==> flow/design.v <==
module timer_peripheral (
    input wire clk,
    input wire reset_n,
    input wire [15:0] addr,
    input wire [31:0] data_in,
    output reg [31:0] data_out,
    input wire write_enable,
    input wire read_enable,
    output reg interrupt,
    input wire interrupt_ack,
    output wire ready,
    output wire [7:0] timer_count
);
    reg [7:0] count_reg;
    reg [7:0] load_value;
    reg timer_enable;
    reg interrupt_enable;
    reg interrupt_flag;
    reg [15:0] prescaler;
    reg [15:0] prescaler_counter;
    localparam TIMER_COUNT_REG = 16'h0000;   
    localparam TIMER_LOAD_REG  = 16'h0004;   
    localparam TIMER_CTRL_REG  = 16'h0008;   
    localparam TIMER_CLEAR_REG = 16'h000C;   
    localparam TIMER_STATUS_REG = 16'h0010;  
    assign ready = 1'b1;
    assign timer_count = count_reg;
    always @(posedge clk or negedge reset_n) begin
        if (!reset_n) begin
            count_reg <= 8'h0F;            
            load_value <= 8'h0F;
            timer_enable <= 1'b1;          
            interrupt_enable <= 1'b1;      
            interrupt_flag <= 1'b0;
            prescaler <= 16'h00FF;         
            prescaler_counter <= 16'h0000;
            interrupt <= 1'b0;
            data_out <= 32'h00000000;
        end else begin
            if (timer_enable) begin
                if (prescaler_counter >= prescaler) begin
                    prescaler_counter <= 16'h0000;
                    if (count_reg == 8'h00) begin
                        interrupt_flag <= 1'b1;
                        if (interrupt_enable) begin
                            interrupt <= 1'b1;
                        end
                        count_reg <= load_value;  
                    end else begin
                        count_reg <= count_reg - 1'b1;
                    end
                end else begin
                    prescaler_counter <= prescaler_counter + 1'b1;
                end
            end
            if (interrupt_ack) begin
                interrupt <= 1'b0;
                interrupt_flag <= 1'b0;
            end
            if (read_enable) begin
                case (addr)
                    TIMER_COUNT_REG: begin
                        data_out <= {24'h000000, count_reg};
                    end
                    TIMER_LOAD_REG: begin
                        data_out <= {24'h000000, load_value};
                    end
                    TIMER_CTRL_REG: begin
                        data_out <= {30'h00000000, interrupt_enable, timer_enable};
                    end
                    TIMER_STATUS_REG: begin
                        data_out <= {31'h00000000, interrupt_flag};
                    end
                    default: begin
                        data_out <= 32'h00000000;
                    end
                endcase
            end else if (write_enable) begin
                case (addr)
                    TIMER_LOAD_REG: begin
                        load_value <= data_in[7:0];
                    end
                    TIMER_CTRL_REG: begin
                        timer_enable <= data_in[0];
                        interrupt_enable <= data_in[1];
                    end
                    TIMER_CLEAR_REG: begin
                        if (data_in[0]) begin
                            interrupt <= 1'b0;
                            interrupt_flag <= 1'b0;
                        end
                    end
                    default: begin
                    end
                endcase
                data_out <= 32'h00000000;
            end else begin
                data_out <= 32'h00000000;
            end
        end
    end
endmodule
module led_gpio_peripheral (
    input wire clk,
    input wire reset_n,
    input wire [15:0] addr,
    input wire [31:0] data_in,
    output reg [31:0] data_out,
    input wire write_enable,
    input wire read_enable,
    output reg [7:0] led_out,
    output wire ready
);
    reg [7:0] led_data_reg;
    reg [7:0] led_direction_reg;   
    reg [7:0] led_input_reg;       
    localparam LED_DATA_REG = 16'h0000;       
    localparam LED_DIR_REG  = 16'h0004;       
    localparam LED_INPUT_REG = 16'h0008;      
    assign ready = 1'b1;
    always @(posedge clk or negedge reset_n) begin
        if (!reset_n) begin
            led_data_reg <= 8'h00;
            led_direction_reg <= 8'hFF;     
            led_out <= 8'h00;
            data_out <= 32'h00000000;
            led_input_reg <= 8'h00;
        end else begin
            led_out <= led_data_reg & led_direction_reg;
            if (read_enable) begin
                case (addr)
                    LED_DATA_REG: begin
                        data_out <= {24'h000000, led_data_reg};
                    end
                    LED_DIR_REG: begin
                        data_out <= {24'h000000, led_direction_reg};
                    end
                    LED_INPUT_REG: begin
                        data_out <= {24'h000000, led_out};
                    end
                    default: begin
                        data_out <= 32'h00000000;
                    end
                endcase
            end else if (write_enable) begin
                case (addr)
                    LED_DATA_REG: begin
                        led_data_reg <= data_in[7:0];
                    end
                    LED_DIR_REG: begin
                        led_direction_reg <= data_in[7:0];
                    end
                    default: begin
                    end
                endcase
                data_out <= 32'h00000000;
            end else begin
                data_out <= 32'h00000000;
            end
        end
    end
endmodule
module memory_peripheral (
    input wire clk,
    input wire reset_n,
    input wire [15:0] addr,
    input wire [31:0] data_in,
    output reg [31:0] data_out,
    input wire write_enable,
    input wire read_enable,
    output wire ready
);
    reg [31:0] ram_memory [0:63];
    reg [5:0] ram_addr;
    integer i;   
    assign ready = 1'b1;
    always @(*) begin
        ram_addr = addr[7:2];   
    end
    always @(posedge clk or negedge reset_n) begin
        if (!reset_n) begin
            data_out <= 32'h00000000;
            for (i = 0; i < 64; i = i + 1) begin
                ram_memory[i] <= 32'h00000000;
            end
        end else begin
            if (write_enable) begin
                ram_memory[ram_addr] <= data_in;
                data_out <= 32'h00000000;   
            end else if (read_enable) begin
                data_out <= ram_memory[ram_addr];
            end else begin
                data_out <= 32'h00000000;
            end
        end
    end
    wire [31:0] mem_loc_0 = ram_memory[0];
    wire [31:0] mem_loc_1 = ram_memory[1];
    wire [31:0] mem_loc_2 = ram_memory[2];
    wire [31:0] mem_loc_3 = ram_memory[3];
endmodule
module soc_top (
    input wire clk,
    input wire reset_n,
    input wire [31:0] cpu_addr,
    input wire [31:0] cpu_data_out,
    input wire cpu_write_enable,
    input wire cpu_read_enable,
    input wire cpu_interrupt_ack,
    output wire [31:0] cpu_data_in,
    output wire [7:0] led_out,
    output wire timer_interrupt,
    output wire [7:0] timer_count,
    output wire [31:0] ram_data_out,
    output wire [7:0] ram_addr_debug
);
    wire timer_select;
    wire led_select;
    wire ram_select;
    wire [31:0] timer_data_out;
    wire timer_ready;
    wire [31:0] led_data_out;
    wire led_ready;
    wire [31:0] ram_data_out_int;
    wire ram_ready;
    assign timer_select = (cpu_addr[31:16] == 16'h4000);   
    assign led_select   = (cpu_addr[31:16] == 16'h4001);   
    assign ram_select   = (cpu_addr[31:16] == 16'h2000);   
    assign cpu_data_in = timer_select ? timer_data_out :
                        led_select   ? led_data_out :
                        ram_select   ? ram_data_out_int :
                        32'h00000000;
    timer_peripheral timer_inst (
        .clk(clk),
        .reset_n(reset_n),
        .addr(cpu_addr[15:0]),
        .data_in(cpu_data_out),
        .data_out(timer_data_out),
        .write_enable(cpu_write_enable & timer_select),
        .read_enable(cpu_read_enable & timer_select),
        .interrupt(timer_interrupt),
        .interrupt_ack(cpu_interrupt_ack),
        .ready(timer_ready),
        .timer_count(timer_count)
    );
    led_gpio_peripheral led_inst (
        .clk(clk),
        .reset_n(reset_n),
        .addr(cpu_addr[15:0]),
        .data_in(cpu_data_out),
        .data_out(led_data_out),
        .write_enable(cpu_write_enable & led_select),
        .read_enable(cpu_read_enable & led_select),
        .led_out(led_out),
        .ready(led_ready)
    );
    memory_peripheral ram_inst (
        .clk(clk),
        .reset_n(reset_n),
        .addr(cpu_addr[15:0]),
        .data_in(cpu_data_out),
        .data_out(ram_data_out_int),
        .write_enable(cpu_write_enable & ram_select),
        .read_enable(cpu_read_enable & ram_select),
        .ready(ram_ready)
    );
    assign ram_data_out = ram_data_out_int;
    assign ram_addr_debug = cpu_addr[7:0];
endmodule
Step by step through the tools: soc_top
What the tools print for soc_top, step after step.
Line numbers count from 1 in the design file above.
Library cell names are shortened.
{ "design": {"design": "soc_top", "clk_port": "clk", "lib": "sky130hd", "lib_corner": "tt_025C_1v80"} }

Elaborated design
Yosys after proc, flatten, opt, wreduce and memory -nomap, before mapping. Enables and synchronous resets that opt folds into registers are not counted as muxes. Print and check cells are not counted. Equal cells are merged and count once.
{ "word_totals": {"reg_bits": 2204, "input_bits": 69, "output_inout_bits": 89} }
{ "classes": {"addsub": 2, "n_cmp": 1, "n_eq": 70, "mux": 29, "bitwise": 9, "reduce_and_logical": 72} }
{ "ops": {"columns": ["op", "count"], "rows": [
  ["parallel mux 32 bit (select 64 bit)", 1],
  ["two-way mux 32 bit", 7],
  ["== test 6 bit with constant B", 32],
  ["AND reduction 2 bit", 65],
  ["== test 6 x 5 -> 1 bit with constant B", 16],
  ["== test 6 x 4 -> 1 bit with constant B", 8],
  ["== test 16 x 15 -> 1 bit with constant B", 2],
  ["== test 16 x 4 -> 1 bit with constant B", 2],
  ["parallel mux 8 bit (select 4 bit)", 1],
  ["== test 6 x 3 -> 1 bit with constant B", 4],
  ["parallel mux 8 bit (select 3 bit)", 1],
  ["two-way mux 1 bit", 17],
  ["adder 16 x 1 -> 16 bit with constant B", 1],
  ["== test 16 x 14 -> 1 bit with constant B", 1],
  ["== test 16 x 3 -> 1 bit with constant B", 1],
  ["== test 16 x 5 -> 1 bit with constant B", 1],
  ["greater-or-equal comparator 16 x 8 -> 1 bit with constant B", 1],
  ["zero test 16 bit", 1],
  ["two-way mux 16 bit", 1],
  ["AND reduction 3 bit", 4],
  ["== test 6 x 2 -> 1 bit with constant B", 2],
  ["subtractor 8 x 1 -> 8 bit with constant B", 1],
  ["bitwise AND 8 bit", 1],
  ["zero test 8 bit", 1],
  ["two-way mux 8 bit", 1],
  ["bitwise AND 1 bit", 6],
  ["== test 6 x 1 -> 1 bit with constant B", 1],
  ["zero test 6 bit", 1],
  ["inverter 1 bit", 2]
]} }

Depth
Depth = most cells in a row (Yosys ltp): at word level without a register or memory, in the mapped netlist without a sequential cell, where the memories' decode and read muxes count.
{ "logic_depth": {"ltp_word": 9, "ABC_AREA": 1, "depth_mapped": 13, "ltp_nobuf": 12} }

After synthesis
Yosys stat after the flow's synthesis: flattened, memories mapped to cells. It holds for the ABC_AREA given above (unset counts as 0); a run with the other value may have another netlist.
Totals and module areas in this step are rounded.
{ "types": {"columns": ["cell_type", "count"], "rows": [
  ["dfrtp_1", 2138],
  ["nand2_1", 3818],
  ["o21ai_0", 1573],
  ["nand3_1", 1515],
  ["nor2_1", 806],
  ["clkbuf_1", 770],
  ["o21ai_1", 546],
  ["nand4_1", 197],
  ["buf_2", 187],
  ["nand3_4", 45],
  ["dfstp_2", 18],
  ["inv_1", 125],
  ["buf_1", 70],
  ["a21oi_1", 47],
  ["nand2_4", 13],
  ["clkinv_1", 26],
  ["buf_12", 4],
  ["buf_4", 10]
]} }
Other cell types: 26; their cells: 47.
{ "mapped": {"cells": 11955, "area_um2": 97200, "sequential_area_um2": 54000, "ff_cells": 2156} }

Worst setup path after synthesis
OpenSTA on the mapped netlist: ideal clock, no wires. The path of least setup slack (recovery checks aside). Input and output delay are each 20% of the period. Register names are those of the netlist, which keeps one name where synthesis merged equal registers.
{ "synth_path": {"path_kind": "input-to-output", "startpoint": "input port cpu_addr[28]", "endpoint": "output port cpu_data_in[0]", "clock_period_ns": 10.0, "input_delay_ns": 2.000, "arrival_ns": 3.266, "path_slack_ns": 4.734, "delay_ns": 1.266, "stages": 5, "period_less_setup_slack_ns": 5.266} }
"delay_ns" is the arrival time less input delay plus setup time.
At an output port there is no setup time.
"stages" counts driving pins, that of a launching flip-flop among them; a cell with two outputs on the path counts twice.
"period_less_setup_slack_ns" is the clock period less the worst setup slack; recovery checks do not enter. This is arithmetic on one report: input and output delays are still those of the set period (20% each).
Between the ends stands the longest chain of elaborated cells between them, by number of cells; it is not shown to be the way that was timed. Of several equally long chains one is given.
Each line given opens the expression or statement behind the cell; cells for indexed reads and writes are added by Yosys, which also makes memories of some case tables.
{ "synth_between": {"path_cell_list": "or2_2 -> nor4_4 -> clkbuf_1 -> nand3_1 -> nand3_1", "elab_chain_cells": 4, "cone_cells": 6, "cone_lines": 6, "cone_classes": "3 x eq/ne; 3 x mux"} }
{ "synth_lines": {"columns": ["element", "line_no", "rtl"], "rows": [
  ["start, declared", 205, "input wire [31:0] cpu_addr,"],
  ["== test 16 x 14 -> 1 bit", 228, "assign ram_select   = (cpu_addr[31:16] == 16'h2000);"],
  ["two-way mux 32 bit", 231, "ram_select   ? ram_data_out_int :"],
  ["two-way mux 32 bit", 230, "led_select   ? led_data_out :"],
  ["two-way mux 32 bit", 229, "assign cpu_data_in = timer_select ? timer_data_out :"],
  ["end, declared", 210, "output wire [31:0] cpu_data_in,"]
]} }

Timing after layout
From the final timing report of record 1: the path of least setup slack in the routed layout; clock arrival at registers is part of the times.
{ "layout_path": {"path_kind": "input-to-output", "startpoint": "input port cpu_addr[19]", "endpoint": "output port cpu_data_in[5]", "clock_period_ns": 9.53, "input_delay_ns": 1.91, "arrival_ns": 5.37, "path_slack_ns": 2.25, "stages": 8} }
Between the ends stands the longest chain of elaborated cells between them, by number of cells; it is not shown to be the way that was timed. Of several equally long chains one is given.
{ "layout_between": {"path_cell_list": "clkdlybuf4s50_1 -> or2_1 -> nor4_4 -> nand2_4 -> inv_1 -> nand2_1 -> nand3_1 -> clkdlybuf4s50_1", "elab_chain_cells": 4, "cone_cells": 6, "cone_lines": 6, "cone_classes": "3 x eq/ne; 3 x mux"} }
{ "layout_lines": {"columns": ["element", "line_no", "rtl"], "rows": [
  ["start, declared", 205, "input wire [31:0] cpu_addr,"],
  ["== test 16 x 14 -> 1 bit", 228, "assign ram_select   = (cpu_addr[31:16] == 16'h2000);"],
  ["two-way mux 32 bit", 231, "ram_select   ? ram_data_out_int :"],
  ["two-way mux 32 bit", 230, "led_select   ? led_data_out :"],
  ["two-way mux 32 bit", 229, "assign cpu_data_in = timer_select ? timer_data_out :"],
  ["end, declared", 210, "output wire [31:0] cpu_data_in,"]
]} }

--- measured runs ---
Design soc_top on sky130hd. What follows are 3 stored runs of the flow, each under its own settings; their order means nothing. The constraints put input and output delay at 20% of the set period each and load the outputs with 0.01 pF.
By "reached clock period" is meant the clock period of the run minus its worst setup slack. This is arithmetic on one report: input and output delays are still those of the set period (20% each).
By "time used up by the worst setup path" is meant the share of the clock period that the worst setup path is allowed (20% is reserved at inputs, 20% at outputs), minus its slack. Clock arrival times at its registers enter into it.
"overall power" rests on the timing tool's default activity at the inputs, not on a simulated workload.
Values from the reports are rounded here.

==> record 1: settings <==
{ "ABC_AREA": 1, "CAP_MARGIN": 0, "CELL_PAD_IN_SITES_DETAIL_PLACEMENT": 1, "CELL_PAD_IN_SITES_GLOBAL_PLACEMENT": 3, "CORE_MARGIN": 3, "CORE_UTILIZATION": 35, "CTS_CLUSTER_DIAMETER": 338, "GPL_TIMING_DRIVEN": 1, "MIN_ROUTING_LAYER": "met2", "PLACE_DENSITY_LB_ADDON": 0.28, "SETUP_SLACK_MARGIN": -0.1, "TNS_END_PERCENT": 90, "period_ns": 9.53, "SLEW_MARGIN": 20 }
==> record 1: results <==
chip area in the Yosys report: 97200 um2
die outline area: 284000 um2
standard-cell area after layout: 110000 um2
utilization of the finished layout: 39.9 %
setup slack of the worst path: 2.25 ns
setup TNS: 0.000 ns
overall power: 20300 µW
reached clock period: 7.276 ns
time used up by the worst setup path: 3.46 ns
worst setup path kind: input-to-output

==> record 2: settings <==
{ "ABC_AREA": 1, "CELL_PAD_IN_SITES_GLOBAL_PLACEMENT": 2, "CORE_ASPECT_RATIO": 1.05, "CORE_UTILIZATION": 42, "CTS_CLUSTER_DIAMETER": 123, "CTS_CLUSTER_SIZE": 23, "MIN_ROUTING_LAYER": "met1", "PLACE_DENSITY_LB_ADDON": 0.26, "SETUP_SLACK_MARGIN": 1.39, "period_ns": 4.98, "CAP_MARGIN": 20, "CORE_MARGIN": 2, "SLEW_MARGIN": 20 }
==> record 2: results <==
chip area in the Yosys report: 97200 um2
die outline area: 235000 um2
standard-cell area after layout: 105000 um2
utilization of the finished layout: 45.8 %
setup slack of the worst path: 1.42 ns
setup TNS: 0.000 ns
overall power: 28800 µW
reached clock period: 3.557 ns
time used up by the worst setup path: 2.56 ns
worst setup path kind: input-to-reg

==> record 3: settings <==
{ "ABC_AREA": 0, "CELL_PAD_IN_SITES_GLOBAL_PLACEMENT": 2, "CORE_ASPECT_RATIO": 1.05, "CORE_UTILIZATION": 42, "CTS_CLUSTER_DIAMETER": 123, "CTS_CLUSTER_SIZE": 23, "GPL_ROUTABILITY_DRIVEN": 0, "MIN_ROUTING_LAYER": "met1", "PLACE_DENSITY_LB_ADDON": 0.26, "SETUP_SLACK_MARGIN": 1.39, "SLEW_MARGIN": 5, "period_ns": 4.98, "CAP_MARGIN": 20, "CORE_MARGIN": 2 }
==> record 3: results <==
chip area in the Yosys report: 93600 um2
die outline area: 227000 um2
standard-cell area after layout: 105000 um2
utilization of the finished layout: 47.4 %
setup slack of the worst path: 1.20 ns
setup TNS: 0.000 ns
overall power: 28500 µW
reached clock period: 3.785 ns
time used up by the worst setup path: 1.79 ns
worst setup path kind: input-to-output
--- end ---
